==> flow/design.v <==
`timescale 1ns / 1ps
module digits(
    input clk,
    input reset,
	input [2:0] state,
    input [5:0] seconds, minutes,
    input [4:0] hours,
    output reg [3:0] ones,
    output reg [3:0] tens,
    output reg [3:0] hundreds,
    output reg [3:0] thousands
    );
    always @(posedge clk or posedge reset)
    begin
        if (reset) begin
            ones <= 0;
            tens <= 0;
            hundreds <= 0;
            thousands <= 0;
        end 
        else begin
			if(state==0 || state==1 || state==4) begin
				ones <= minutes % 10;
				tens <= minutes / 10;
				hundreds <= hours % 10;
				thousands <= hours / 10;
			end
			else if(state==2 || state==3) begin
				ones <= seconds % 10;
				tens <= seconds / 10;
				hundreds <= minutes % 10;
				thousands <= minutes / 10;
			end
        end
    end
endmodule
`timescale 1ns / 1ps
module seven_seg(
    input clk_100MHz,
    input por,
    input reset,
    input [2:0] state,
    input start_stop,
    input inc,
    input tm_state,
	input sw_state,
	input alarm_state,
	input [31:0] scount,
    input [1:0] edit_place,
    input [3:0] ones,
    input [3:0] tens,
    input [3:0] hundreds,
    input [3:0] thousands,
    output reg [0:6] seg,       
    output reg [3:0] digit     
    );
    parameter ZERO  = 7'b000_0001;  
    parameter ONE   = 7'b100_1111;  
    parameter TWO   = 7'b001_0010;  
    parameter THREE = 7'b000_0110;  
    parameter FOUR  = 7'b100_1100;  
    parameter FIVE  = 7'b010_0100; 
    parameter SIX   = 7'b010_0000;  
    parameter SEVEN = 7'b000_1111;
    parameter EIGHT = 7'b000_0000;  
    parameter NINE  = 7'b000_0100;  
    reg [1:0] digit_select;      
    reg [16:0] digit_timer;      
     reg sclk;
     integer count;
     always @(posedge clk_100MHz) begin
          if(por) begin
              count<=0;
              sclk<=0;
          end
          else if(count==24) begin 
              count<=0;
              sclk<=~sclk;
          end 
          else count<=count+1;
     end
    always @(posedge clk_100MHz or posedge reset) begin
        if(reset) begin
            digit_select <= 0;
            digit_timer <= 0; 
        end
        else if(por) begin
            digit_select <= 0;
            digit_timer <= 0;
        end
        else                                         
            if(digit_timer == 3 ) begin 
                digit_timer <= 0;                    
                digit_select <=  digit_select + 1;
            end
            else
                digit_timer <=  digit_timer + 1;
    end
    always @(digit_select) begin
        case(digit_select) 
            2'b00 : digit = 4'b1110;  
            2'b01 : digit = 4'b1101;  
            2'b10 : digit = 4'b1011;  
            2'b11 : digit = 4'b0111;  
        endcase
    end
    always @* begin
        seg = 7'b111_1111;
        case(digit_select)
            2'b00 : begin 
						if(state==0 && alarm_state==1 && start_stop && scount>1) begin  
                            if(sclk==1'b0) begin
                                seg=7'b111_1111;
                            end
                            else begin
                                case(ones)
                                    4'b0000 : seg = ZERO;
                                    4'b0001 : seg = ONE;
                                    4'b0010 : seg = TWO;
                                    4'b0011 : seg = THREE;
                                    4'b0100 : seg = FOUR;
                                    4'b0101 : seg = FIVE;
                                    4'b0110 : seg = SIX;
                                    4'b0111 : seg = SEVEN;
                                    4'b1000 : seg = EIGHT;
                                    4'b1001 : seg = NINE;
                                endcase
                            end
                        end
						else if(state==0 && inc && scount>14) begin  
                            if(sclk==1'b0) begin
                                seg=7'b111_1111;
                            end
                            else begin
                                case(ones)
                                    4'b0000 : seg = ZERO;
                                    4'b0001 : seg = ONE;
                                    4'b0010 : seg = TWO;
                                    4'b0011 : seg = THREE;
                                    4'b0100 : seg = FOUR;
                                    4'b0101 : seg = FIVE;
                                    4'b0110 : seg = SIX;
                                    4'b0111 : seg = SEVEN;
                                    4'b1000 : seg = EIGHT;
                                    4'b1001 : seg = NINE;
                                endcase
                            end
                        end
                        else if(state==1  && edit_place==0) begin
                            if(sclk==1'b0) begin
                                seg=7'b111_1111;
                            end
                            else begin
                                case(ones)
                                    4'b0000 : seg = ZERO;
                                    4'b0001 : seg = ONE;
                                    4'b0010 : seg = TWO;
                                    4'b0011 : seg = THREE;
                                    4'b0100 : seg = FOUR;
                                    4'b0101 : seg = FIVE;
                                    4'b0110 : seg = SIX;
                                    4'b0111 : seg = SEVEN;
                                    4'b1000 : seg = EIGHT;
                                    4'b1001 : seg = NINE;
                                endcase
                            end
                        end
                        else if(state==1  && edit_place==2) begin
                            if(sclk==1'b0) begin
                                seg=7'b111_1111;
                            end
                            else begin
                                case(ones)
                                    4'b0000 : seg = ZERO;
                                    4'b0001 : seg = ONE;
                                    4'b0010 : seg = TWO;
                                    4'b0011 : seg = THREE;
                                    4'b0100 : seg = FOUR;
                                    4'b0101 : seg = FIVE;
                                    4'b0110 : seg = SIX;
                                    4'b0111 : seg = SEVEN;
                                    4'b1000 : seg = EIGHT;
                                    4'b1001 : seg = NINE;
                                endcase
                            end
                        end
                        else if(state==2 && tm_state==0 &&  edit_place==0) begin
                            if(sclk==1'b0) begin
                                seg=7'b111_1111;
                            end
                            else begin
                                case(ones)
                                    4'b0000 : seg = ZERO;
                                    4'b0001 : seg = ONE;
                                    4'b0010 : seg = TWO;
                                    4'b0011 : seg = THREE;
                                    4'b0100 : seg = FOUR;
                                    4'b0101 : seg = FIVE;
                                    4'b0110 : seg = SIX;
                                    4'b0111 : seg = SEVEN;
                                    4'b1000 : seg = EIGHT;
                                    4'b1001 : seg = NINE;
                                endcase
                            end
                        end
						else if(state==3 && sw_state==0) begin
                            if(sclk==1'b0) begin
                                seg=7'b111_1111;
                            end
                            else begin
                                case(ones)
                                    4'b0000 : seg = ZERO;
                                    4'b0001 : seg = ONE;
                                    4'b0010 : seg = TWO;
                                    4'b0011 : seg = THREE;
                                    4'b0100 : seg = FOUR;
                                    4'b0101 : seg = FIVE;
                                    4'b0110 : seg = SIX;
                                    4'b0111 : seg = SEVEN;
                                    4'b1000 : seg = EIGHT;
                                    4'b1001 : seg = NINE;
                                endcase
                            end
                        end
						else if(state==4 && alarm_state==0 &&  edit_place==0) begin
                            if(sclk==1'b0) begin
                                seg=7'b111_1111;
                            end
                            else begin
                                case(ones)
                                    4'b0000 : seg = ZERO;
                                    4'b0001 : seg = ONE;
                                    4'b0010 : seg = TWO;
                                    4'b0011 : seg = THREE;
                                    4'b0100 : seg = FOUR;
                                    4'b0101 : seg = FIVE;
                                    4'b0110 : seg = SIX;
                                    4'b0111 : seg = SEVEN;
                                    4'b1000 : seg = EIGHT;
                                    4'b1001 : seg = NINE;
                                endcase
                            end
                        end
                        else begin
                            case(ones)
                                4'b0000 : seg = ZERO;
                                4'b0001 : seg = ONE;
                                4'b0010 : seg = TWO;
                                4'b0011 : seg = THREE;
                                4'b0100 : seg = FOUR;
                                4'b0101 : seg = FIVE;
                                4'b0110 : seg = SIX;
                                4'b0111 : seg = SEVEN;
                                4'b1000 : seg = EIGHT;
                                4'b1001 : seg = NINE;
                            endcase
                        end
            end               
            2'b01 : begin      
						if(state==0 && alarm_state==1 && start_stop && scount>1) begin
                            if(sclk==1'b0) begin
                                seg=7'b111_1111;
                            end
                            else begin
                                case(tens)
                                    4'b0000 : seg = ZERO;
                                    4'b0001 : seg = ONE;
                                    4'b0010 : seg = TWO;
                                    4'b0011 : seg = THREE;
                                    4'b0100 : seg = FOUR;
                                    4'b0101 : seg = FIVE;
                                    4'b0110 : seg = SIX;
                                    4'b0111 : seg = SEVEN;
                                    4'b1000 : seg = EIGHT;
                                    4'b1001 : seg = NINE;
                                endcase
                            end
                        end
						else if(state==0 && inc && scount>14) begin  
                            if(sclk==1'b0) begin
                                seg=7'b111_1111;
                            end
                            else begin
                                case(tens)
                                    4'b0000 : seg = ZERO;
                                    4'b0001 : seg = ONE;
                                    4'b0010 : seg = TWO;
                                    4'b0011 : seg = THREE;
                                    4'b0100 : seg = FOUR;
                                    4'b0101 : seg = FIVE;
                                    4'b0110 : seg = SIX;
                                    4'b0111 : seg = SEVEN;
                                    4'b1000 : seg = EIGHT;
                                    4'b1001 : seg = NINE;
                                endcase
                            end
                        end
                        else if(state==1 && edit_place==0) begin
                            if(sclk==1'b0) begin
                                seg=7'b111_1111;
                            end
                            else begin
                                case(tens)
                                    4'b0000 : seg = ZERO;
                                    4'b0001 : seg = ONE;
                                    4'b0010 : seg = TWO;
                                    4'b0011 : seg = THREE;
                                    4'b0100 : seg = FOUR;
                                    4'b0101 : seg = FIVE;
                                    4'b0110 : seg = SIX;
                                    4'b0111 : seg = SEVEN;
                                    4'b1000 : seg = EIGHT;
                                    4'b1001 : seg = NINE;
                                endcase
                            end
                        end
                        else if(state==1  && edit_place==2) begin
                            if(sclk==1'b0) begin
                                seg=7'b111_1111;
                            end
                            else begin
                                case(tens)
                                    4'b0000 : seg = ZERO;
                                    4'b0001 : seg = ONE;
                                    4'b0010 : seg = TWO;
                                    4'b0011 : seg = THREE;
                                    4'b0100 : seg = FOUR;
                                    4'b0101 : seg = FIVE;
                                    4'b0110 : seg = SIX;
                                    4'b0111 : seg = SEVEN;
                                    4'b1000 : seg = EIGHT;
                                    4'b1001 : seg = NINE;
                                endcase
                            end
                        end
                        else if(state==2 && tm_state==0 && edit_place==0) begin
                            if(sclk==1'b0) begin
                                seg=7'b111_1111;
                            end
                            else begin
                                case(tens)
                                    4'b0000 : seg = ZERO;
                                    4'b0001 : seg = ONE;
                                    4'b0010 : seg = TWO;
                                    4'b0011 : seg = THREE;
                                    4'b0100 : seg = FOUR;
                                    4'b0101 : seg = FIVE;
                                    4'b0110 : seg = SIX;
                                    4'b0111 : seg = SEVEN;
                                    4'b1000 : seg = EIGHT;
                                    4'b1001 : seg = NINE;
                                endcase
                            end
                        end
						else if(state==3 && sw_state==0) begin
                            if(sclk==1'b0) begin
                                seg=7'b111_1111;
                            end
                            else begin
                                case(tens)
                                    4'b0000 : seg = ZERO;
                                    4'b0001 : seg = ONE;
                                    4'b0010 : seg = TWO;
                                    4'b0011 : seg = THREE;
                                    4'b0100 : seg = FOUR;
                                    4'b0101 : seg = FIVE;
                                    4'b0110 : seg = SIX;
                                    4'b0111 : seg = SEVEN;
                                    4'b1000 : seg = EIGHT;
                                    4'b1001 : seg = NINE;
                                endcase
                            end
                        end
						else if(state==4 && alarm_state==0 &&  edit_place==0) begin
                            if(sclk==1'b0) begin
                                seg=7'b111_1111;
                            end
                            else begin
                                case(tens)
                                    4'b0000 : seg = ZERO;
                                    4'b0001 : seg = ONE;
                                    4'b0010 : seg = TWO;
                                    4'b0011 : seg = THREE;
                                    4'b0100 : seg = FOUR;
                                    4'b0101 : seg = FIVE;
                                    4'b0110 : seg = SIX;
                                    4'b0111 : seg = SEVEN;
                                    4'b1000 : seg = EIGHT;
                                    4'b1001 : seg = NINE;
                                endcase
                            end
                        end
                        else begin
                            case(tens)
                                4'b0000 : seg = ZERO;
                                4'b0001 : seg = ONE;
                                4'b0010 : seg = TWO;
                                4'b0011 : seg = THREE;
                                4'b0100 : seg = FOUR;
                                4'b0101 : seg = FIVE;
                                4'b0110 : seg = SIX;
                                4'b0111 : seg = SEVEN;
                                4'b1000 : seg = EIGHT;
                                4'b1001 : seg = NINE;
                            endcase
                        end
                    end
            2'b10 : begin   
						if(state==0 && alarm_state==1 && start_stop && scount>1) begin  
                            if(sclk==1'b0) begin
                                seg=7'b111_1111;
                            end
                            else begin
                                case(hundreds)
                                    4'b0000 : seg = ZERO;
                                    4'b0001 : seg = ONE;
                                    4'b0010 : seg = TWO;
                                    4'b0011 : seg = THREE;
                                    4'b0100 : seg = FOUR;
                                    4'b0101 : seg = FIVE;
                                    4'b0110 : seg = SIX;
                                    4'b0111 : seg = SEVEN;
                                    4'b1000 : seg = EIGHT;
                                    4'b1001 : seg = NINE;
                                endcase
                            end
                        end
						else if(state==0 && inc && scount>14) begin  
                            if(sclk==1'b0) begin
                                seg=7'b111_1111;
                            end
                            else begin
                                case(hundreds)
                                    4'b0000 : seg = ZERO;
                                    4'b0001 : seg = ONE;
                                    4'b0010 : seg = TWO;
                                    4'b0011 : seg = THREE;
                                    4'b0100 : seg = FOUR;
                                    4'b0101 : seg = FIVE;
                                    4'b0110 : seg = SIX;
                                    4'b0111 : seg = SEVEN;
                                    4'b1000 : seg = EIGHT;
                                    4'b1001 : seg = NINE;
                                endcase
                            end
                        end
                        else if(state==1  && edit_place==1) begin
                            if(sclk==1'b0) begin
                                seg=7'b111_1111;
                            end
                            else begin
                                case(hundreds)
                                    4'b0000 : seg = ZERO;
                                    4'b0001 : seg = ONE;
                                    4'b0010 : seg = TWO;
                                    4'b0011 : seg = THREE;
                                    4'b0100 : seg = FOUR;
                                    4'b0101 : seg = FIVE;
                                    4'b0110 : seg = SIX;
                                    4'b0111 : seg = SEVEN;
                                    4'b1000 : seg = EIGHT;
                                    4'b1001 : seg = NINE;
                                endcase
                            end
                        end
                        else if(state==1  && edit_place==3) begin
                            if(sclk==1'b0) begin
                                seg=7'b111_1111;
                            end
                            else begin
                                case(hundreds)
                                    4'b0000 : seg = ZERO;
                                    4'b0001 : seg = ONE;
                                    4'b0010 : seg = TWO;
                                    4'b0011 : seg = THREE;
                                    4'b0100 : seg = FOUR;
                                    4'b0101 : seg = FIVE;
                                    4'b0110 : seg = SIX;
                                    4'b0111 : seg = SEVEN;
                                    4'b1000 : seg = EIGHT;
                                    4'b1001 : seg = NINE;
                                endcase
                            end
                        end
                        else if(state==2 && tm_state==0 && edit_place==1) begin
                            if(sclk==1'b0) begin
                                seg=7'b111_1111;
                            end
                            else begin
                                case(hundreds)
                                    4'b0000 : seg = ZERO;
                                    4'b0001 : seg = ONE;
                                    4'b0010 : seg = TWO;
                                    4'b0011 : seg = THREE;
                                    4'b0100 : seg = FOUR;
                                    4'b0101 : seg = FIVE;
                                    4'b0110 : seg = SIX;
                                    4'b0111 : seg = SEVEN;
                                    4'b1000 : seg = EIGHT;
                                    4'b1001 : seg = NINE;
                                endcase
                            end
                        end
						else if(state==3 && sw_state==0) begin
                            if(sclk==1'b0) begin
                                seg=7'b111_1111;
                            end
                            else begin
                                case(hundreds)
                                    4'b0000 : seg = ZERO;
                                    4'b0001 : seg = ONE;
                                    4'b0010 : seg = TWO;
                                    4'b0011 : seg = THREE;
                                    4'b0100 : seg = FOUR;
                                    4'b0101 : seg = FIVE;
                                    4'b0110 : seg = SIX;
                                    4'b0111 : seg = SEVEN;
                                    4'b1000 : seg = EIGHT;
                                    4'b1001 : seg = NINE;
                                endcase
                            end
                        end
						else if(state==4 && alarm_state==0 && edit_place==1) begin
                            if(sclk==1'b0) begin
                                seg=7'b111_1111;
                            end
                            else begin
                                case(hundreds)
                                    4'b0000 : seg = ZERO;
                                    4'b0001 : seg = ONE;
                                    4'b0010 : seg = TWO;
                                    4'b0011 : seg = THREE;
                                    4'b0100 : seg = FOUR;
                                    4'b0101 : seg = FIVE;
                                    4'b0110 : seg = SIX;
                                    4'b0111 : seg = SEVEN;
                                    4'b1000 : seg = EIGHT;
                                    4'b1001 : seg = NINE;
                                endcase
                            end
                        end
                        else begin
                            case(hundreds)
                                4'b0000 : seg = ZERO;
                                4'b0001 : seg = ONE;
                                4'b0010 : seg = TWO;
                                4'b0011 : seg = THREE;
                                4'b0100 : seg = FOUR;
                                4'b0101 : seg = FIVE;
                                4'b0110 : seg = SIX;
                                4'b0111 : seg = SEVEN;
                                4'b1000 : seg = EIGHT;
                                4'b1001 : seg = NINE;
                            endcase
                        end
                    end
            2'b11 : begin     
						if(state==0 && alarm_state==1 && start_stop && scount>1) begin  
                            if(sclk==1'b0) begin
                                seg=7'b111_1111;
                            end
                            else begin
                                case(thousands)
                                    4'b0000 : seg = ZERO;
                                    4'b0001 : seg = ONE;
                                    4'b0010 : seg = TWO;
                                    4'b0011 : seg = THREE;
                                    4'b0100 : seg = FOUR;
                                    4'b0101 : seg = FIVE;
                                    4'b0110 : seg = SIX;
                                    4'b0111 : seg = SEVEN;
                                    4'b1000 : seg = EIGHT;
                                    4'b1001 : seg = NINE;
                                endcase
                            end
                        end
						else if(state==0 && inc && scount>14) begin  
                            if(sclk==1'b0) begin
                                seg=7'b111_1111;
                            end
                            else begin
                                case(thousands)
                                    4'b0000 : seg = ZERO;
                                    4'b0001 : seg = ONE;
                                    4'b0010 : seg = TWO;
                                    4'b0011 : seg = THREE;
                                    4'b0100 : seg = FOUR;
                                    4'b0101 : seg = FIVE;
                                    4'b0110 : seg = SIX;
                                    4'b0111 : seg = SEVEN;
                                    4'b1000 : seg = EIGHT;
                                    4'b1001 : seg = NINE;
                                endcase
                            end
                        end
                        else if(state==1  && edit_place==1) begin
                            if(sclk==1'b0) begin
                                seg=7'b111_1111;
                            end
                            else begin
                                case(thousands)
                                    4'b0000 : seg = ZERO;
                                    4'b0001 : seg = ONE;
                                    4'b0010 : seg = TWO;
                                    4'b0011 : seg = THREE;
                                    4'b0100 : seg = FOUR;
                                    4'b0101 : seg = FIVE;
                                    4'b0110 : seg = SIX;
                                    4'b0111 : seg = SEVEN;
                                    4'b1000 : seg = EIGHT;
                                    4'b1001 : seg = NINE;
                                endcase
                            end
                        end
                        else if(state==1  && edit_place==3) begin
                            if(sclk==1'b0) begin
                                seg=7'b111_1111;
                            end
                            else begin
                                case(thousands)
                                    4'b0000 : seg = ZERO;
                                    4'b0001 : seg = ONE;
                                    4'b0010 : seg = TWO;
                                    4'b0011 : seg = THREE;
                                    4'b0100 : seg = FOUR;
                                    4'b0101 : seg = FIVE;
                                    4'b0110 : seg = SIX;
                                    4'b0111 : seg = SEVEN;
                                    4'b1000 : seg = EIGHT;
                                    4'b1001 : seg = NINE;
                                endcase
                            end
                        end
                        else if(state==2 && tm_state==0 && edit_place==1) begin
                            if(sclk==1'b0) begin
                                seg=7'b111_1111;
                            end
                            else begin
                                case(thousands)
                                    4'b0000 : seg = ZERO;
                                    4'b0001 : seg = ONE;
                                    4'b0010 : seg = TWO;
                                    4'b0011 : seg = THREE;
                                    4'b0100 : seg = FOUR;
                                    4'b0101 : seg = FIVE;
                                    4'b0110 : seg = SIX;
                                    4'b0111 : seg = SEVEN;
                                    4'b1000 : seg = EIGHT;
                                    4'b1001 : seg = NINE;
                                endcase
                            end
                        end
						else if(state==3 && sw_state==0) begin
                            if(sclk==1'b0) begin
                                seg=7'b111_1111;
                            end
                            else begin
                                case(thousands)
                                    4'b0000 : seg = ZERO;
                                    4'b0001 : seg = ONE;
                                    4'b0010 : seg = TWO;
                                    4'b0011 : seg = THREE;
                                    4'b0100 : seg = FOUR;
                                    4'b0101 : seg = FIVE;
                                    4'b0110 : seg = SIX;
                                    4'b0111 : seg = SEVEN;
                                    4'b1000 : seg = EIGHT;
                                    4'b1001 : seg = NINE;
                                endcase
                            end
                        end
						else if(state==4 && alarm_state==0 && edit_place==1) begin
                            if(sclk==1'b0) begin
                                seg=7'b111_1111;
                            end
                            else begin
                                case(thousands)
                                    4'b0000 : seg = ZERO;
                                    4'b0001 : seg = ONE;
                                    4'b0010 : seg = TWO;
                                    4'b0011 : seg = THREE;
                                    4'b0100 : seg = FOUR;
                                    4'b0101 : seg = FIVE;
                                    4'b0110 : seg = SIX;
                                    4'b0111 : seg = SEVEN;
                                    4'b1000 : seg = EIGHT;
                                    4'b1001 : seg = NINE;
                                endcase
                            end
                        end
                        else begin
                            case(thousands)
                                4'b0000 : seg = ZERO;
                                4'b0001 : seg = ONE;
                                4'b0010 : seg = TWO;
                                4'b0011 : seg = THREE;
                                4'b0100 : seg = FOUR;
                                4'b0101 : seg = FIVE;
                                4'b0110 : seg = SIX;
                                4'b0111 : seg = SEVEN;
                                4'b1000 : seg = EIGHT;
                                4'b1001 : seg = NINE;
                            endcase
                        end
                    end
        endcase
    end
endmodule
module top(input clk, por, reset, start_stop, mode, edit_shift, inc, output reg buzzer, output [0:6] seg,output [3:0] digit,output reg [4:0] mode_value);
reg [1:0] edit_place;
reg [5:0] seconds,minutes;
reg [4:0] hours;
reg [5:0] seconds_temp,minutes_temp;
reg [4:0] hours_temp;
reg [5:0] al_minutes;
reg [4:0] al_hours;
reg [4:0] day_temp;
reg [3:0] month_temp;
wire [3:0] ones,tens,hundreds,thousands;
parameter clock = 0;
parameter edit =1;
parameter timer =2; 
parameter stop_watch=3;
parameter alarm=4;
parameter tm_stop=0;
parameter tm_start=1;
parameter sw_stop=0;
parameter sw_start=1;
parameter alarm_off=0;
parameter alarm_on=1;
reg tm_state, tm_nstate;
reg sw_state, sw_nstate;
reg alarm_state, alarm_nstate;
reg [2:0] state, nstate;   
reg trigger;
reg sclk;
integer count;
reg[31:0] scount;
reg[31:0] a_count;
digits digits_1(clk,reset,state,seconds,minutes,hours,ones,tens,hundreds,thousands);
seven_seg seven_seg_1(clk,por,reset,state,start_stop,inc,tm_state,sw_state,alarm_state,scount,edit_place,ones,tens,hundreds,thousands,seg,digit);
 always @(posedge clk) begin
     if(por) begin
         count<=0;
         sclk<=0;
     end
     else if(count==49) begin 
         count<=0;
         sclk<=~sclk;
     end 
     else count<=count+1;
 end
 always @(posedge clk) begin
  if(por) begin
	seconds_temp<=0;
	minutes_temp<=0;
	hours_temp<=0;
	buzzer<=0;
	a_count<=0;
  end
  else begin
	if(state==edit) begin
		if(edit_place==0 || edit_place==1) begin
			if (reset==1 && scount==16) begin
				hours_temp<=hours;
				minutes_temp<=minutes;
				seconds_temp<=seconds;
			end
			else if (inc==1 && scount==16) begin
				hours_temp<=hours;
				minutes_temp<=minutes;
			end
		end
	end
	if(sclk==1'b1 && count==0) begin  
		seconds_temp<=seconds_temp + 1; 
		if(seconds_temp==59) begin 
			seconds_temp<=0;  
			minutes_temp<=minutes_temp + 1;
			if(minutes_temp==59) begin 
				minutes_temp<=0; 
				hours_temp<=hours_temp + 1; 
			   if(hours_temp==23) begin  
					hours_temp<=0; 
				end 
			end
		end     
	end
	if(hours_temp==al_hours && minutes_temp==al_minutes && alarm_state==alarm_on) begin
		if(seconds_temp==0)
			buzzer<=1;
		else if(start_stop && buzzer==1) begin
			if(a_count<15)
				a_count<=a_count + 1;
			else if(start_stop && a_count==15) begin
				buzzer<=0;
				a_count<=a_count + 1;
			end
			else
				a_count<=a_count + 1;		
		end
		else
			a_count<=0;
	end
	else begin
		a_count<=0;
		buzzer<=0;
	end
  end
 end
always @(posedge clk) begin
    if(por)
        mode_value<=5'b10000;
    else if(state==clock)
        mode_value<=5'b10000;
    else if(state==edit)
        mode_value<=5'b01000;
    else if(state==timer)
        mode_value<=5'b00100;
    else if(state==stop_watch)
        mode_value<=5'b00010;
	else if(state==alarm)
        mode_value<=5'b00001;
end
always@(posedge clk) begin
  if(por) begin
	day_temp<=1;
	month_temp<=1;
  end
  else begin
	if(state==edit) begin
		if(edit_place==2 || edit_place==3) begin
			if (reset==1 && scount==16) begin
				day_temp<=hours;
				month_temp<=minutes;
			end
			else if (inc==1 && scount==16) begin
				day_temp<=hours;
				month_temp<=minutes;
			end
		end
	end
	if(seconds_temp==59 && minutes_temp==59 && hours_temp==23 && sclk==1 && count==49) begin
		day_temp<=day_temp + 1;
		if(month_temp==2 && day_temp==28) begin
			day_temp<=1;
			month_temp<=month_temp + 1;
		end
		else if(day_temp== (30+(month_temp & 1)^(month_temp>7))) begin 
			day_temp<=1;
			month_temp<=month_temp + 1;
			if(month_temp==12) 
				month_temp<=1;
		end
	end
  end
end
always @(posedge(clk)) begin
  if(por) begin
	edit_place<=0;
	seconds<=0;
	minutes<=0;
	hours<=0;
	al_minutes<=0;
	al_hours<=0;
	tm_state<=tm_stop;
	tm_nstate<=tm_stop;
	sw_state<=sw_stop;
	sw_nstate<=sw_stop;
	alarm_state<=alarm_off;
	alarm_nstate<=alarm_off;
	state<=clock;
	nstate<=clock;
	trigger<=0;
	scount<=0;
  end
  else
	case(state)
	clock: begin
		if(mode) begin
            if(scount<15)  
                scount<=scount+1;
            else begin
                if(mode && scount==15) begin  
					nstate<=edit;
					trigger<=1; 
                    scount<=scount+1;
                end
                else begin
					nstate<=nstate;
                    scount<=scount+1;
                end
            end
        end
		else if(alarm_state==alarm_on && start_stop) begin
			if(scount<15)
					scount<=scount + 1;
				else begin
					hours<=al_hours;
					minutes<=al_minutes;
				end
		end
		else if(inc) begin 
			if(scount<15)
				scount<=scount + 1;
			else begin
				hours<=day_temp;
				minutes<=month_temp;
			end
		end
		else begin
		    scount<=0;
			state<=nstate;
			hours<=hours_temp;
			minutes<=minutes_temp;
			seconds<=seconds_temp;
			alarm_state<=alarm_nstate;
		end
	end
	edit: begin
		if(trigger) begin
			edit_place<=0;
			trigger<=0;
		end
		if(reset) begin 
			if(scount<15)  
				scount<=scount+1;
			else begin
				if(reset && scount==15) begin  
					if(edit_place==0 || edit_place==1) begin
						seconds<=0;
						minutes<=0;
						hours<=0;
					end
					else begin
						hours<=1;
						minutes<=1;
					end
					scount<=scount+1;
				end
				else begin
					scount<=scount+1;
				end
			end
		end
		else if(mode) begin
			if(scount<15)  
				scount<=scount+1;
			else begin
				if(mode && scount==15) begin  
					nstate<=timer;
					scount<=scount+1;
				end
				else begin
					nstate<=nstate;
					scount<=scount+1;
					trigger<=1;
				end
			end
		end
		else if(edit_shift) begin
			if(scount<15)  
				scount<=scount+1;
			else begin
				if(edit_shift && scount==15) begin  
					scount<=scount+1;
					if(edit_place<3)
						edit_place<=edit_place + 1;
					else
						edit_place<=0;
				end
				else begin
					scount<=scount+1;
					edit_place<=edit_place;
				end
			end
		end
		else if(inc) begin
			if(scount<15)  
				scount<=scount+1;
			else begin
				if(inc && scount==15) begin  
					if(edit_place==0) begin  
						if(minutes<59)
							minutes<=minutes+1;
						else
							minutes<=0;
					end
					else if(edit_place==1) begin  
						if(hours<23)
							hours<=hours+1;
						else
							hours<=0;
					end 
					else if(edit_place==2) begin  
						if(minutes<12)
							minutes<=minutes + 1;
						else
							minutes<=1;
					end
					else if(edit_place==3) begin  
						if(minutes==2) begin
							if(hours<28)
								hours<=hours + 1;
							else
								hours<=1;
						end
						else begin
							if(hours < (30+(month_temp & 1)^(month_temp>7)))
								hours<=hours + 1;
							else
								hours<=1;
						end
					end
					scount<=scount+1;
				end
				else begin
					scount<=scount+1;
				end
			end
		end
		else begin
			if(edit_place==0 || edit_place==1) begin
				if(minutes!=minutes_temp || hours!=hours_temp) begin
					minutes<=minutes_temp;
					hours<=hours_temp;
				end
			end
			else begin
				if(minutes!=month_temp || hours!=day_temp) begin
					minutes<=month_temp;
					hours<=day_temp;
				end
			end
			scount<=0;
			if (nstate==timer)
				trigger<=1;
			state<=nstate;
		end
	  end
	timer: begin
		if(trigger) begin
			edit_place<=0;
			minutes<=0;
			seconds<=0;
			trigger<=0;
		end
		case(tm_state)
			tm_stop: begin
				if(reset == 1'b1) begin 
					if(scount<15)  
						scount<=scount+1;
					else begin
						if(reset && scount==15) begin  
							seconds<=0;
							minutes<=0;
							scount<=scount+1;
						end
						else begin
							seconds<=seconds;
							minutes<=minutes;
							scount<=scount+1;
						end
					end
				end
				else if(mode) begin
					if(scount<15)  
						scount<=scount+1;
					else begin
						if(mode && scount==15) begin   
							nstate<=stop_watch;
							trigger<=1;
							scount<=scount+1;
						end
						else begin
							nstate<=nstate;
							scount<=scount+1;
						end
					end
				end
				else if(inc) begin
					if(scount<15)  
						scount<=scount+1;
					else begin
						if(inc && scount==15) begin  
							if(edit_place==1) begin
								if(minutes<60)
									minutes<=minutes+1;
								else
									minutes<=0;
							end 
							else begin
								if(seconds<59)
									seconds<=seconds+1;
								else
									seconds<=0;
							end
							scount<=scount+1;
						end
						else begin
							scount<=scount+1;
							minutes<=minutes;
							seconds<=seconds;
						end
					end
				end
				else if(edit_shift) begin
					if(scount<15)  
						scount<=scount+1;
					else begin
						if(edit_shift && scount==15) begin  
							scount<=scount+1;
							if(edit_place<1)
								edit_place<=edit_place + 1;
							else
								edit_place<=0;
						end
						else begin
							edit_place<=edit_place;
							scount<=scount+1;
						end
					end
				end
				else if(start_stop) begin
					if(scount<15)  
						scount<=scount+1;
					else begin
						if(start_stop && scount==15) begin  
							tm_nstate<=tm_start;
							scount<=scount+1;
						end
						else begin
							tm_nstate<=tm_nstate;
							scount<=scount+1;
						end
					end
				end
				else begin
					scount<=0;
					if (nstate==stop_watch)
						trigger<=1;
					state<=nstate;
					tm_state<=tm_nstate;
				end
			end
			tm_start: begin
				if(start_stop) begin
					if(scount<15)  
						scount<=scount+1;
					else begin
						if(start_stop && scount==15) begin  
							tm_nstate<=tm_stop;
							scount<=scount+1;
						end
						else begin
							tm_nstate<=tm_nstate;
							scount<=scount+1;
						end
					end
				end
				else begin
					scount<=0;
					tm_state<=tm_nstate;
					if(sclk==1'b1 && count==0 && tm_nstate==tm_start) begin  
						if(minutes>0) begin
							if(seconds>0) 
								seconds<=seconds-1;
							else begin
								minutes<=minutes-1;
								seconds<=6'd59;
							end
						end
						else begin
							if(seconds==0) begin
							    tm_nstate<=tm_stop;
								seconds<=seconds;
								minutes<=minutes;
							end
							else
								seconds<=seconds-1;
						end		
					end
				end
			end
			default: begin
				tm_state<=tm_stop;
				seconds<=seconds;
				minutes<=minutes;
			end
		endcase
		end
		stop_watch: begin
			if(trigger) begin
				edit_place<=0;
				minutes<=0;
				seconds<=0;
				trigger<=0;
			end
			case(sw_state)
			sw_stop: begin
				if(reset == 1'b1) begin 
					if(scount<15)  
						scount<=scount+1;
					else begin
						if(reset && scount==15) begin  
							seconds<=0;
							minutes<=0;
							scount<=scount+1;
						end
						else begin
							seconds<=seconds;
							minutes<=minutes;
							scount<=scount+1;
						end
					end
				end
				else if(mode) begin
					if(scount<15)  
						scount<=scount+1;
					else begin
						if(mode && scount==15) begin   
							nstate<=alarm;
							scount<=scount+1;
						end
						else begin
							nstate<=nstate;
							scount<=scount+1;
							trigger<=1;
						end
					end
				end
				else if(start_stop) begin
					if(scount<15)  
						scount<=scount+1;
					else begin
						if(start_stop && scount==15) begin  
							sw_nstate<=sw_start;
							scount<=scount+1;
						end
						else begin
							sw_nstate<=sw_nstate;
							scount<=scount+1;
						end
					end
				end
				else begin
					scount<=0;
					if (nstate==alarm)
						trigger<=1;
					state<=nstate;
					sw_state<=sw_nstate;
				end
			end
			sw_start: begin
				if(start_stop) begin
					if(scount<15)  
						scount<=scount+1;
					else begin
						if(start_stop && scount==15) begin  
							sw_nstate<=sw_stop;
							scount<=scount+1;
						end
						else begin
							sw_nstate<=sw_nstate;
							scount<=scount+1;
						end
					end
				end
				else begin
					scount<=0;
					sw_state<=sw_nstate;
					if(sclk==1'b1 && count==0 && sw_nstate==sw_start) begin  
						if(minutes<59) begin
							if(seconds<59) 
								seconds<=seconds+1;
							else begin
								minutes<=minutes+1;
								seconds<=6'd00;
							end
						end
						else begin
							if(seconds==6'd59) begin
							    sw_nstate<=sw_stop;
								seconds<=seconds;
								minutes<=minutes;
							end
							else
								seconds<=seconds+1;
						end		
					end
				end
			end
			default: begin
				sw_state<=sw_stop;
				seconds<=seconds;
				minutes<=minutes;
			end
			endcase
		end
		alarm: begin
			if(trigger) begin
				edit_place<=0;
				minutes<=al_minutes;
				hours  <=al_hours;
				trigger<=0;
			end
			case(alarm_state)
				alarm_off: begin
					if(mode) begin
						if(scount<15)  
							scount<=scount+1;
						else begin
							if(mode && scount==15) begin   
								nstate<=clock;
								scount<=scount+1;
							end
							else begin
								nstate<=nstate;
								scount<=scount+1;
							end
						end
					end
					else if(start_stop) begin
						if(scount<15)  
							scount<=scount+1;
						else begin
							if(start_stop && scount==15) begin  
								alarm_nstate<=alarm_on;
								scount<=scount+1;
							end
							else begin
								alarm_nstate<=alarm_nstate;
								scount<=scount+1;
							end
						end
					end
					else if(inc) begin
						if(scount<15)  
							scount<=scount+1;
						else begin
							if(inc && scount==15) begin  
								if(edit_place==1) begin
									if(hours<23)
										hours<=hours+1;
									else
										hours<=0;
								end 
								else if(edit_place==0) begin
									if(minutes<59)
										minutes<=minutes+1;
									else
										minutes<=0;
								end
								scount<=scount+1;
							end
							else begin
								scount<=scount+1;
							end
						end
					end
					else if(edit_shift) begin
						if(scount<15)  
							scount<=scount+1;
						else begin
							if(edit_shift && scount==15) begin  
								scount<=scount+1;
								if(edit_place<1)
									edit_place<=edit_place + 1;
								else
									edit_place<=0;
							end
							else begin
								edit_place<=edit_place;
								scount<=scount+1;
							end
						end
					end
					else begin
						scount<=0;
						al_minutes<=minutes;
						al_hours<=hours;
						state<=nstate;
						alarm_state<=alarm_nstate;
					end
				end
				alarm_on: begin
					if(mode) begin
						if(scount<15)  
							scount<=scount+1;
						else begin
							if(mode && scount==15) begin   
								nstate<=clock;
								scount<=scount+1;
							end
							else begin
								nstate<=nstate;
								scount<=scount+1;
							end
						end
					end
					else if(start_stop) begin
						if(scount<15)  
							scount<=scount+1;
						else begin
							if(start_stop && scount==15) begin  
								alarm_nstate<=alarm_off;
								scount<=scount+1;
							end
							else begin
								alarm_nstate<=alarm_nstate;
								scount<=scount+1;
							end
						end
					end
					else begin
						scount<=0;
						state<=nstate;
						alarm_state<=alarm_nstate;
					end
				end
			endcase
		end
		default: begin
			state<=clock;
			seconds<=seconds;
			minutes<=minutes;
			hours<=hours;
		end
	endcase
end
endmodule
* Tool chain data of top
Tool output for the design above, in the order of the flow. Line numbers count from 1 in the design file above. Operators: Yosys type, input widths -> output width; for muxes data width and select width s. Library cell names are shortened. A cell with n/a has no value.
Design: top module top, clock port clk, cell library sky130hd, corner tt_025C_1v80

* Word-level counts
Yosys after proc, flatten, opt, wreduce and memory -nomap, before mapping. Memory bits, and registers merged into a memory's read port (data or address), are not among the register bits. Print and check cells are not counted. Yosys's memory passes give these memory sizes; they may raise the number of words (mostly to a power of two), join words into wider ones and drop unused or constant bits.
Operators by class: add/subtract/negate cells 18, divide/modulo/power cells 6, $lt $le $gt $ge 16, equality and inequality tests 120, mux-type cells 389, bitwise operators 11, reduce/logical cells 88
Operators by type and width (count):
- $mux 32 | 20
- $mux 6 | 90
- $mux 7 | 56
- $div 6x4->32 const B | 2
- $mod 6x4->32 const B | 2
- $mux 5 | 51
- $pmux 32 s2 | 3
- $pmux 32 s5 | 1
- $div 5x4->32 const B | 1
- $mod 5x4->32 const B | 1
- $mux 3 | 39
- $ne 2x2->1 const B | 50
- $mux 1 | 70
- $add 32x1->32 const B | 2
- $add 32x2->32 const B | 2
- $lt 32x4->1 const B | 2
- $eq 32x4->1 const B | 2
- $mux 4 | 16
- $ne 3x3->1 const B | 16
- $pmux 6 s2 | 4
- $mux 2 | 20
- $logic_and 1x1->1 | 36
- $reduce_and 17->1 | 2
- $mux 17 | 2
- $gt 32x1->1 const B | 1
- $gt 32x4->1 const B | 1
- $eq 32x5->1 const B | 1
- $eq 32x6->1 const B | 1
Other operator kinds: 73; their cells: 154.
Word-level totals: register bits after elaboration 240, bits in read-only memories 3584, memory cells 32, input port bits 7, output and inout bits 17
Memories:
- (no name shown) | words 16, width 7, rd ports 1, wr ports 0, RTL line 116 | case(ones)
- (no name shown) | words 16, width 7, rd ports 1, wr ports 0, RTL line 135 | case(ones)
- (no name shown) | words 16, width 7, rd ports 1, wr ports 0, RTL line 154 | case(ones)
- (no name shown) | words 16, width 7, rd ports 1, wr ports 0, RTL line 173 | case(ones)
- (no name shown) | words 16, width 7, rd ports 1, wr ports 0, RTL line 192 | case(ones)
- (no name shown) | words 16, width 7, rd ports 1, wr ports 0, RTL line 211 | case(ones)
Further memories, not shown: 26.

* Longest topological paths
Yosys ltp: most cells in a row. Word level: on the elaborated netlist, between registers, memories and ports. Mapped: between sequential cells and ports; inverters and the memories' decode and read muxes count.
Logic depth: word-level depth 16, ABC_AREA 0, mapped depth 17

* Synthesis result
Yosys stat after the flow's synthesis: flattened, memories mapped to cells. It holds for the ABC_AREA given above (unset counts as 0); a run with the other value may have another netlist.
Cells by type:
- dfxtp_1 | count 205, total area 4.1E+03 sq um
- nor2_1 | count 341, total area 1.28E+03 sq um
- a21oi_1 | count 172, total area 860.826 sq um
- dfrtp_1 | count 33, total area 825.792 sq um
- ha_1 | count 66, total area 825.792 sq um
- xor2_1 | count 90, total area 788.256 sq um
- nand2_1 | count 203, total area 761.981 sq um
- o21ai_0 | count 123, total area 615.59 sq um
- nand3_1 | count 104, total area 520.499 sq um
- clkbuf_1 | count 137, total area 514.243 sq um
- mux2i_1 | count 46, total area 460.442 sq um
- xnor2_1 | count 52, total area 455.437 sq um
- nor3_1 | count 70, total area 350.336 sq um
- nor4_1 | count 53, total area 331.568 sq um
- inv_1 | count 80, total area 300.288 sq um
- nand4_1 | count 48, total area 300.288 sq um
- and3_1 | count 44, total area 275.264 sq um
- a211oi_1 | count 34, total area 255.245 sq um
Not listed: further types 75, cells in them 459.
Mapped netlist: mapped cells 2360, mapped area 17340.4 sq um, sequential area 4929.7 sq um, flip-flops 238, buffer cells 163
The figures by module come from a second, unflattened synthesis with its own total; it is not the netlist above.
Second synthesis, totals: cells (unflattened synthesis) 2349, area total of the unflattened synthesis 17954.7 sq um
Rows give one instance, submodules left out.
Modules:
- top | instances 1, cells 1681, area 12490.7 sq um, seq. area 3443.3 sq um
- seven_seg | instances 1, cells 450, area 3714.8 sq um, seq. area 1136.1 sq um
- digits | instances 1, cells 218, area 1749.2 sq um, seq. area 350.3 sq um

* Path before layout
Path of least setup slack by OpenSTA after synthesis, without wires, with an ideal clock, recovery checks aside; 20% of the period is set as input and as output delay. Where synthesis merged equal registers, the netlist keeps one of their names.
Timing after synthesis: path kind input -> output, from input port start_stop, to output port seg[0], clock period 10.0 ns, data arrival time 3.861 ns, data required time 8.000 ns, setup slack 4.139 ns, path delay 1.861 ns, stages on the path 10, path buffers 2, synthesis period reached 5.861 ns
"path delay" = arrival - input delay + setup time. A path that ends at an output port has no setup time. "stages on the path": output pins that drive a net of the path, with the launching flip-flop's if there is one; two outputs of one cell count as two. "synthesis period reached" = period - worst setup slack (recovery checks aside). The figure is calculated, with input and output delays left at 20% of the set period. Between the ends stands the longest chain of elaborated cells between them, by number of cells; it is not shown to be the way that was timed. Of several equally long chains one is given. A line is the first line of the expression or statement that the cell stems from. Yosys adds cells for indexed reads and writes and turns some case tables into memories.
On the way, after synthesis: cell sequence clkbuf_1 -> and2_1 -> clkbuf_1 -> a21oi_1 -> o21ai_0 -> a31oi_1 -> a21oi_1 -> nand3b_1 -> nor2_1 -> a41oi_1, length of the longest elaborated chain 4, elaborated cells between the ends (all ways) 7
Ends and longest elaborated chain, after synthesis:
- start, declared | RTL line 709 | module top(input clk, por, reset, start_stop, mode, edit_shift, inc, output reg buzzer, output [0:6] seg,outpu ...
- $logic_and 1x1->1 x2 | RTL line 558 | if(state==0 && alarm_state==1 && start_stop && scount>1) begin
- $mux 7 | RTL line 558
- $pmux 7 s4 | RTL line 109 | case(digit_select)
- end, declared | RTL line 709

* Path in the finished layout
Path of least setup slack in the final report of job 1 (OpenROAD, finished layout, wires in). Where an end is a register, its clock arrival counts in the times.
Timing after layout: path kind input -> output, from input port start_stop, to output port seg[1], clock period 10.0 ns, data arrival time 5.60 ns, data required time 8.00 ns, setup slack 2.40 ns, stages on the path 11, path buffers 3
Between the ends stands the longest chain of elaborated cells between them, by number of cells; it is not shown to be the way that was timed. Of several equally long chains one is given.
On the way, after layout: cell sequence clkdlybuf4s50_1 -> buf_4 -> and2_1 -> o21ai_0 -> o21ai_0 -> a31oi_1 -> a21oi_1 -> nand3b_1 -> a21oi_1 -> a31oi_1 -> clkdlybuf4s50_1, length of the longest elaborated chain 4, elaborated cells between the ends (all ways) 7
Ends and longest elaborated chain, after layout:
- start, declared | RTL line 709 | module top(input clk, por, reset, start_stop, mode, edit_shift, inc, output reg buzzer, output [0:6] seg,outpu ...
- $logic_and 1x1->1 x2 | RTL line 558 | if(state==0 && alarm_state==1 && start_stop && scount>1) begin
- $mux 7 | RTL line 558
- $pmux 7 s4 | RTL line 109 | case(digit_select)
- end, declared | RTL line 709

Stored flow runs of top (3 of them; Yosys, OpenROAD, sky130hd). They differ in their settings and are not a sequence. Constraints: input delay and output delay 20% of the set period each, output load 0.01 pF.
By "period achieved" is meant the clock period of the run minus its worst setup slack. This is arithmetic on one report: input and output delays are still those of the set period (20% each).
"time of the worst setup path" means the part of the period allowed to the worst setup path (the constraints hold back 20% at inputs and 20% at outputs) less its slack; where the path has registers, the arrival times of their clocks count too.
"total power of the final layout" rests on the timing tool's default activity at the inputs, not on a simulated workload.

* Job 1 | settings: CTS_CLUSTER_SIZE 44; SLEW_MARGIN 35; period_ns 10.0; CAP_MARGIN 20; CORE_MARGIN 2; CORE_UTILIZATION 40 | results: post-route setup TNS 0.000 ns; period achieved 7.602 ns; post-layout utilization 44.1%; total power of the final layout 2.339 mW; area of the synthesized netlist 17340.4 sq um; overall die area 45033.1 sq um; lowest hold slack 0.464 ns; standard-cell area after layout 18921.9 sq um; lowest setup slack 2.398 ns; time of the worst setup path 3.60 ns; critical path kind input -> output
* Job 2 | settings: ABC_AREA 1; CORE_ASPECT_RATIO 0.64; CORE_MARGIN 6; CORE_UTILIZATION 40; CTS_CLUSTER_DIAMETER 320; GPL_TIMING_DRIVEN 0; MIN_ROUTING_LAYER met2; SLEW_MARGIN 10; period_ns 10.0; CAP_MARGIN 20 | no results, routing failed with GRT-0116
* Job 3 | settings: ABC_AREA 0; CELL_PAD_IN_SITES_GLOBAL_PLACEMENT 2; CORE_ASPECT_RATIO 0.64; CORE_MARGIN 6; CORE_UTILIZATION 23; CTS_CLUSTER_DIAMETER 141; GPL_TIMING_DRIVEN 0; HOLD_SLACK_MARGIN 0.06; MAX_ROUTING_LAYER met4; MIN_ROUTING_LAYER met2; SLEW_MARGIN 40; period_ns 7.73; CAP_MARGIN 20 | results: post-route setup TNS 0.000 ns; period achieved 7.501 ns; post-layout utilization 27.5%; total power of the final layout 3.325 mW; area of the synthesized netlist 17340.4 sq um; overall die area 82290.3 sq um; lowest hold slack 0.458 ns; standard-cell area after layout 20250.7 sq um; lowest setup slack 0.229 ns; time of the worst setup path 4.41 ns; critical path kind input -> output
